==> flow/design.v <==
module convolver #(
    parameter N = 16,   
    parameter Q = 12,   
    parameter n = 416,  
    parameter k = 3,    
    parameter s = 1,    
    parameter NUM_MAC = 8  
)(
    input wire clk,
    input wire rst,
    input wire en,
    input wire [N-1:0] activation_in,
    input wire [(k*k*N)-1:0] weight, 
    input wire [N-1:0] batch_gamma,  
    input wire [N-1:0] batch_beta,   
    output wire [N-1:0] conv_out
);
    reg [N-1:0] line_buffer [(k-1)*n-1:0];
    wire [N-1:0] window_buffer [0:k*k-1];
    integer i;
    always @(posedge clk) begin
        if (rst) begin
            for (i = 0; i < (k-1)*n; i = i + 1) begin
                line_buffer[i] <= 0;
            end
        end else if (en) begin
            for (i = (k-1)*n-1; i > 0; i = i - 1) begin
                line_buffer[i] <= line_buffer[i-1];
            end
            line_buffer[0] <= activation_in;  
        end
    end
    genvar x, y;
    generate
        for (y = 0; y < k; y = y + 1) begin : window_row
            for (x = 0; x < k; x = x + 1) begin : window_col
                if (y == k-1) begin
                    assign window_buffer[y*k + x] = line_buffer[x];  
                end else begin
                    assign window_buffer[y*k + x] = line_buffer[y*n + x];
                end
            end
        end
    endgenerate
    reg [N-1:0] conv_temp;
    always @(*) begin
        conv_temp = 0;
        for (i = 0; i < k*k; i = i + 1) begin
            conv_temp = conv_temp + (($signed(window_buffer[i]) * $signed(weight[i*N +: N])) >>> Q);
        end
    end
    wire [N-1:0] bn_out;
    assign bn_out = (conv_temp * batch_gamma) + batch_beta;
    assign conv_out = (bn_out[N-1]) ? (bn_out >>> 3) : bn_out;  
endmodule
## Step by step through the tools: convolver

What the tools print for convolver, step after step.
Line numbers count from 1 in the design file above.
The mark -- stands for no value.

- Top: convolver
- Clock: clk
- Library: sky130hd
- Timing corner: tt_025C_1v80

## Word-level counts

Counts by Yosys on the flattened word-level netlist (proc, flatten, opt, wreduce). Print and check cells are left out. Cells with the same type and inputs are merged into one.

- Register bits: 6704
- Bits in latches: 0
- RAM bits: 0
- Memory bits (read-only): 0
- Clocked read ports x word width: 0
- Memories: 0
- Input bits: 195
- Output and inout bits: 16
- Elaborated cells: 439

- $add $sub $neg: 9
- Multipliers: 10
- Divide/modulo/power cells: 0
- $lt $le $gt $ge: 0
- Equality and inequality tests: 0
- Shift-type cells: 0
- Mux-type cells: 1
- Bitwise logic cells: 0
- Reductions and logical operators: 0

Operator list:

| cell | number |
|---|---|
| multiplier 16 x 16 -> 16 bit | 9 |
| multiplier 12 x 16 -> 16 bit | 1 |
| adder 16 bit | 1 |
| two-way mux 15 bit | 1 |
| adder 11 x 4 -> 12 bit | 1 |
| adder 10 x 4 -> 11 bit | 1 |
| adder 9 x 4 -> 10 bit | 1 |
| adder 8 x 4 -> 9 bit | 1 |
| adder 7 x 4 -> 8 bit | 1 |
| adder 6 x 4 -> 7 bit | 1 |
| adder 5 x 4 -> 6 bit | 1 |
| adder 4 x 4 -> 5 bit | 1 |

## Depth

Longest topological path by Yosys (ltp), each cell counted once; first at word level (registers and memories cut), then after technology mapping (sequential cells cut; the memories' decode and read muxes count).

- Depth after elaboration: 12
- ABC_AREA: 1
- Mapped depth: 72
- Depth with buffers taken out: 69

## After synthesis

Yosys stat after the flow's synthesis: flattened, memories mapped to cells. It holds for the ABC_AREA given above (unset counts as 0); a run with the other value may have another netlist.
The area totals of this step are shown rounded.

Cell types:

| cell type | number | total area (um^2) |
|---|---|---|
| sky130_fd_sc_hd__dfxtp_1 | 6704 | 1.34E+05 |
| sky130_fd_sc_hd__nand2_1 | 15032 | 5.64E+04 |
| sky130_fd_sc_hd__a21oi_1 | 6784 | 3.4E+04 |
| sky130_fd_sc_hd__fa_1 | 809 | 1.62E+04 |
| sky130_fd_sc_hd__clkbuf_1 | 2243 | 8.42E+03 |
| sky130_fd_sc_hd__inv_1 | 1808 | 6.79E+03 |
| sky130_fd_sc_hd__ha_1 | 470 | 5880.64 |
| sky130_fd_sc_hd__xnor2_1 | 116 | 1.02E+03 |
| sky130_fd_sc_hd__xor2_1 | 113 | 989.699 |
| sky130_fd_sc_hd__buf_1 | 202 | 758.227 |
| sky130_fd_sc_hd__nand3_1 | 103 | 515.494 |
| sky130_fd_sc_hd__nor2_1 | 53 | 198.941 |
| sky130_fd_sc_hd__o21ai_0 | 28 | 140.134 |
| sky130_fd_sc_hd__nand3b_1 | 17 | 127.622 |
| sky130_fd_sc_hd__nand3_2 | 10 | 100.096 |
| sky130_fd_sc_hd__a21o_1 | 12 | 90.086 |
| sky130_fd_sc_hd__or2_2 | 10 | 62.56 |
| sky130_fd_sc_hd__nand2_4 | 5 | 56.304 |

Not listed: further types 24, cells in them 59.

- Standard cells after synthesis: 34578
- Chip area (Yosys): 270000 um^2
- Sequential part of the area: 130000 um^2
- Mapped flip-flops: 6704
- Buffer cells: 2457

## Path before layout

Source: OpenSTA report_checks on the synthesized netlist (no wires, ideal clock, input and output delay 20% of the period each), path of least setup slack; recovery checks are left aside. Register names are those of the netlist, which keeps one name where synthesis merged equal registers.

- Path kind: input to output
- From: input weight[33]
- To: output conv_out[10]
- Period: 28.0 ns
- Input delay: 5.600 ns
- External output delay: 5.600 ns
- Time at the first pin: 5.600 ns
- Data arrival time: 17.736 ns
- Required time: 22.400 ns
- Path slack: 4.664 ns
- Delay of the path: 12.136 ns
- Driving pins on the path: 49
- Buffers on the path: 4
- Synthesis period reached: 23.336 ns

"delay of the path" = arrival - input delay + setup time.
A path that ends at an output port has no setup time.
"driving pins on the path" counts driving pins, that of a launching flip-flop among them; a cell with two outputs on the path counts twice.
"synthesis period reached" = period - worst setup slack (recovery checks aside). The figure is calculated, with input and output delays left at 20% of the set period.
Between the ends stands the longest chain of elaborated cells between them, by number of cells; it is not shown to be the way that was timed. Of several equally long chains one is given.
A line is the first line of the expression or statement that the cell stems from. Yosys adds cells for indexed reads and writes and turns some case tables into memories.

- Cells stage by stage: sky130_fd_sc_hd__clkbuf_1 > sky130_fd_sc_hd__clkbuf_1 > sky130_fd_sc_hd__nand2_1 > sky130_fd_sc_hd__fa_1 > sky130_fd_sc_hd__fa_1 > sky130_fd_sc_hd__fa_1 > sky130_fd_sc_hd__fa_1 > sky130_fd_sc_hd__inv_1 > sky130_fd_sc_hd__fa_1 > sky130_fd_sc_hd__inv_1 > sky130_fd_sc_hd__fa_1 > sky130_fd_sc_hd__inv_1 > sky130_fd_sc_hd__ha_1 > sky130_fd_sc_hd__a21oi_1 > sky130_fd_sc_hd__o21ai_0 > sky130_fd_sc_hd__a21oi_1 > sky130_fd_sc_hd__o21ai_0 > sky130_fd_sc_hd__a21o_1 > [... 13 more ...] > sky130_fd_sc_hd__fa_1 > sky130_fd_sc_hd__inv_1 > sky130_fd_sc_hd__fa_1 > sky130_fd_sc_hd__fa_1 > sky130_fd_sc_hd__inv_1 > sky130_fd_sc_hd__fa_1 > sky130_fd_sc_hd__inv_1 > sky130_fd_sc_hd__ha_1 > sky130_fd_sc_hd__a21oi_1 > sky130_fd_sc_hd__o21ai_0 > sky130_fd_sc_hd__nand2_1 > sky130_fd_sc_hd__o211ai_1 > sky130_fd_sc_hd__a31oi_1 > sky130_fd_sc_hd__inv_1 > sky130_fd_sc_hd__nand3_2 > sky130_fd_sc_hd__buf_6 > sky130_fd_sc_hd__nand3_1 > sky130_fd_sc_hd__nand2_1
- Length of the longest elaborated chain: 11
- Elaborated cells on any way between the ends: 11
- RTL lines with such cells: 3
- Those cells by class: 8 x add/sub; 2 x mul; 1 x mux

Ends and longest elaborated chain, after synthesis:

| item | RTL line | source |
|---|---|---|
| start, declared | 13 | `input wire [(k*k*N)-1:0] weight,` |
| multiplier 16 x 16 -> 16 bit | 49 | `conv_temp = conv_temp + (($signed(window_buffer[i]) * $signed(weight[i*N +: N])) >>> Q);` |
| adder 5 x 4 -> 6 bit | 49 |  |
| adder 6 x 4 -> 7 bit | 49 |  |
| adder 7 x 4 -> 8 bit | 49 |  |
| adder 8 x 4 -> 9 bit | 49 |  |
| adder 9 x 4 -> 10 bit | 49 |  |
| adder 10 x 4 -> 11 bit | 49 |  |
| adder 11 x 4 -> 12 bit | 49 |  |
| multiplier 12 x 16 -> 16 bit | 53 | `assign bn_out = (conv_temp * batch_gamma) + batch_beta;` |
| adder 16 bit | 53 |  |
| two-way mux 15 bit | 54 | `assign conv_out = (bn_out[N-1]) ? (bn_out >>> 3) : bn_out;` |
| end, declared | 16 | `output wire [N-1:0] conv_out` |

## Path in the finished layout

From the final timing report of run A: the path of least setup slack in the routed layout; clock arrival at registers is part of the times.

- Path kind: input to output
- From: input weight[84]
- To: output conv_out[8]
- Period: 18.0 ns
- Input delay: 3.60 ns
- External output delay: 3.60 ns
- Time at the first pin: 3.60 ns
- Data arrival time: 16.30 ns
- Required time: 14.40 ns
- Path slack: -1.90 ns
- Driving pins on the path: 59
- Buffers on the path: 11

Between the ends stands the longest chain of elaborated cells between them, by number of cells; it is not shown to be the way that was timed. Of several equally long chains one is given.

- Cells stage by stage: sky130_fd_sc_hd__buf_6 > sky130_fd_sc_hd__nand2_2 > sky130_fd_sc_hd__fa_1 > sky130_fd_sc_hd__inv_2 > sky130_fd_sc_hd__fa_1 > sky130_fd_sc_hd__fa_1 > sky130_fd_sc_hd__inv_1 > sky130_fd_sc_hd__fa_1 > sky130_fd_sc_hd__inv_1 > sky130_fd_sc_hd__fa_1 > sky130_fd_sc_hd__fa_1 > sky130_fd_sc_hd__ha_4 > sky130_fd_sc_hd__nand2_4 > sky130_fd_sc_hd__nor2_1 > sky130_fd_sc_hd__a211oi_2 > sky130_fd_sc_hd__o311ai_4 > sky130_fd_sc_hd__buf_6 > sky130_fd_sc_hd__nand2_4 > [... 23 more ...] > sky130_fd_sc_hd__fa_1 > sky130_fd_sc_hd__fa_1 > sky130_fd_sc_hd__fa_1 > sky130_fd_sc_hd__inv_2 > sky130_fd_sc_hd__ha_4 > sky130_fd_sc_hd__inv_4 > sky130_fd_sc_hd__nor4_4 > sky130_fd_sc_hd__nand2_1 > sky130_fd_sc_hd__o211ai_1 > sky130_fd_sc_hd__a31oi_2 > sky130_fd_sc_hd__buf_4 > sky130_fd_sc_hd__inv_4 > sky130_fd_sc_hd__nand3_4 > sky130_fd_sc_hd__buf_12 > sky130_fd_sc_hd__buf_6 > sky130_fd_sc_hd__nand3_2 > sky130_fd_sc_hd__nand2_2 > sky130_fd_sc_hd__buf_6
- Length of the longest elaborated chain: 8
- Elaborated cells on any way between the ends: 8
- RTL lines with such cells: 3
- Those cells by class: 5 x add/sub; 2 x mul; 1 x mux

Ends and longest elaborated chain, post-layout:

| item | RTL line | source |
|---|---|---|
| start, declared | 13 | `input wire [(k*k*N)-1:0] weight,` |
| multiplier 16 x 16 -> 16 bit | 49 | `conv_temp = conv_temp + (($signed(window_buffer[i]) * $signed(weight[i*N +: N])) >>> Q);` |
| adder 8 x 4 -> 9 bit | 49 |  |
| adder 9 x 4 -> 10 bit | 49 |  |
| adder 10 x 4 -> 11 bit | 49 |  |
| adder 11 x 4 -> 12 bit | 49 |  |
| multiplier 12 x 16 -> 16 bit | 53 | `assign bn_out = (conv_temp * batch_gamma) + batch_beta;` |
| adder 16 bit | 53 |  |
| two-way mux 15 bit | 54 | `assign conv_out = (bn_out[N-1]) ? (bn_out >>> 3) : bn_out;` |
| end, declared | 16 | `output wire [N-1:0] conv_out` |

## Implementation results

Below are 3 stored runs of the flow (Yosys, OpenROAD; platform sky130hd) on convolver, each with its settings and what was measured, unordered. Constraints: input delay and output delay 20% of the set period each, output load 0.01 pF.
The measured numbers are rounded.

### Run A

==> flow/run.sh <==
#!/bin/bash
# the make line also repeats the synthesis and layout settings of config.mk as NAME=value (left out here)
make -C /OpenROAD-flow-scripts/flow DESIGN_CONFIG=/design/flow/config.mk WORK_HOME=/design/flow/orfs CLKGATE_MAP_FILE= finish
==> flow/config.mk <==
export PLATFORM = sky130hd
export DESIGN_NAME = convolver
export DESIGN_NICKNAME = convolver
export VERILOG_FILES = /design/flow/design.v
export SDC_FILE = /design/flow/constraint.sdc
export NUM_CORES = 4
export LEC_CHECK = 0
export ABC_AREA = 1
export CAP_MARGIN = 15
export CELL_PAD_IN_SITES_DETAIL_PLACEMENT = 1
export CELL_PAD_IN_SITES_GLOBAL_PLACEMENT = 1
export CORE_ASPECT_RATIO = 1.58
export CORE_MARGIN = 5
export CORE_UTILIZATION = 29
export CTS_CLUSTER_DIAMETER = 192
export CTS_CLUSTER_SIZE = 77
export GPL_ROUTABILITY_DRIVEN = 1
export GPL_TIMING_DRIVEN = 1
export MIN_ROUTING_LAYER = met2
export PLACE_DENSITY_LB_ADDON = 0.2
export SETUP_SLACK_MARGIN = 4.53
export SLEW_MARGIN = 20
export TNS_END_PERCENT = 55
==> flow/constraint.sdc <==
create_clock -name core_clock -period 18.0 [get_ports {clk}]
set_input_delay 3.6000 -clock core_clock [delete_from_list [all_inputs] [get_ports {clk}]]
set_output_delay 3.6000 -clock core_clock [all_outputs]
set_load 0.01 [all_outputs]

Results of run A:
- Utilization: 31%
- Full die area: 940000 um^2
- Standard-cell area after layout: 290000 um^2
- Worst hold slack in the final report: 0.42 ns
- Yosys chip area after synthesis: 270000 um^2
- Worst setup slack after layout: -1.9 ns

### Run B

==> flow/run.sh <==
#!/bin/bash
# the make line also repeats the synthesis and layout settings of config.mk as NAME=value (left out here)
make -C /OpenROAD-flow-scripts/flow DESIGN_CONFIG=/design/flow/config.mk WORK_HOME=/design/flow/orfs CLKGATE_MAP_FILE= finish
==> flow/config.mk <==
export PLATFORM = sky130hd
export DESIGN_NAME = convolver
export DESIGN_NICKNAME = convolver
export VERILOG_FILES = /design/flow/design.v
export SDC_FILE = /design/flow/constraint.sdc
export NUM_CORES = 4
export LEC_CHECK = 0
export ABC_AREA = 1
export CAP_MARGIN = 20
export CELL_PAD_IN_SITES_GLOBAL_PLACEMENT = 1
export CORE_ASPECT_RATIO = 1.4
export CORE_MARGIN = 4
export CORE_UTILIZATION = 25
export MIN_ROUTING_LAYER = met1
export PLACE_DENSITY_LB_ADDON = 0.06
export SLEW_MARGIN = 20
==> flow/constraint.sdc <==
create_clock -name core_clock -period 45.9 [get_ports {clk}]
set_input_delay 9.1800 -clock core_clock [delete_from_list [all_inputs] [get_ports {clk}]]
set_output_delay 9.1800 -clock core_clock [all_outputs]
set_load 0.01 [all_outputs]

Results of run B:
- Utilization: 29%
- Full die area: 1100000 um^2
- Standard-cell area after layout: 300000 um^2
- Worst hold slack in the final report: 0.42 ns
- Yosys chip area after synthesis: 270000 um^2
- Worst setup slack after layout: 13 ns

### Run C

==> flow/run.sh <==
#!/bin/bash
# the make line also repeats the synthesis and layout settings of config.mk as NAME=value (left out here)
make -C /OpenROAD-flow-scripts/flow DESIGN_CONFIG=/design/flow/config.mk WORK_HOME=/design/flow/orfs CLKGATE_MAP_FILE= finish
==> flow/config.mk <==
export PLATFORM = sky130hd
export DESIGN_NAME = convolver
export DESIGN_NICKNAME = convolver
export VERILOG_FILES = /design/flow/design.v
export SDC_FILE = /design/flow/constraint.sdc
export NUM_CORES = 4
export LEC_CHECK = 0
export CAP_MARGIN = 15
export CELL_PAD_IN_SITES_DETAIL_PLACEMENT = 2
export CELL_PAD_IN_SITES_GLOBAL_PLACEMENT = 1
export CORE_MARGIN = 2
export CORE_UTILIZATION = 50
export CTS_CLUSTER_DIAMETER = 67
export CTS_CLUSTER_SIZE = 14
export GPL_ROUTABILITY_DRIVEN = 0
export GPL_TIMING_DRIVEN = 0
export MAX_ROUTING_LAYER = met5
export PLACE_DENSITY_LB_ADDON = 0.28
export SLEW_MARGIN = 10
==> flow/constraint.sdc <==
create_clock -name core_clock -period 15.5 [get_ports {clk}]
set_input_delay 3.1000 -clock core_clock [delete_from_list [all_inputs] [get_ports {clk}]]
set_output_delay 3.1000 -clock core_clock [all_outputs]
set_load 0.01 [all_outputs]

Outcome of run C: unfinished; error DPL-0033 in clock tree synthesis
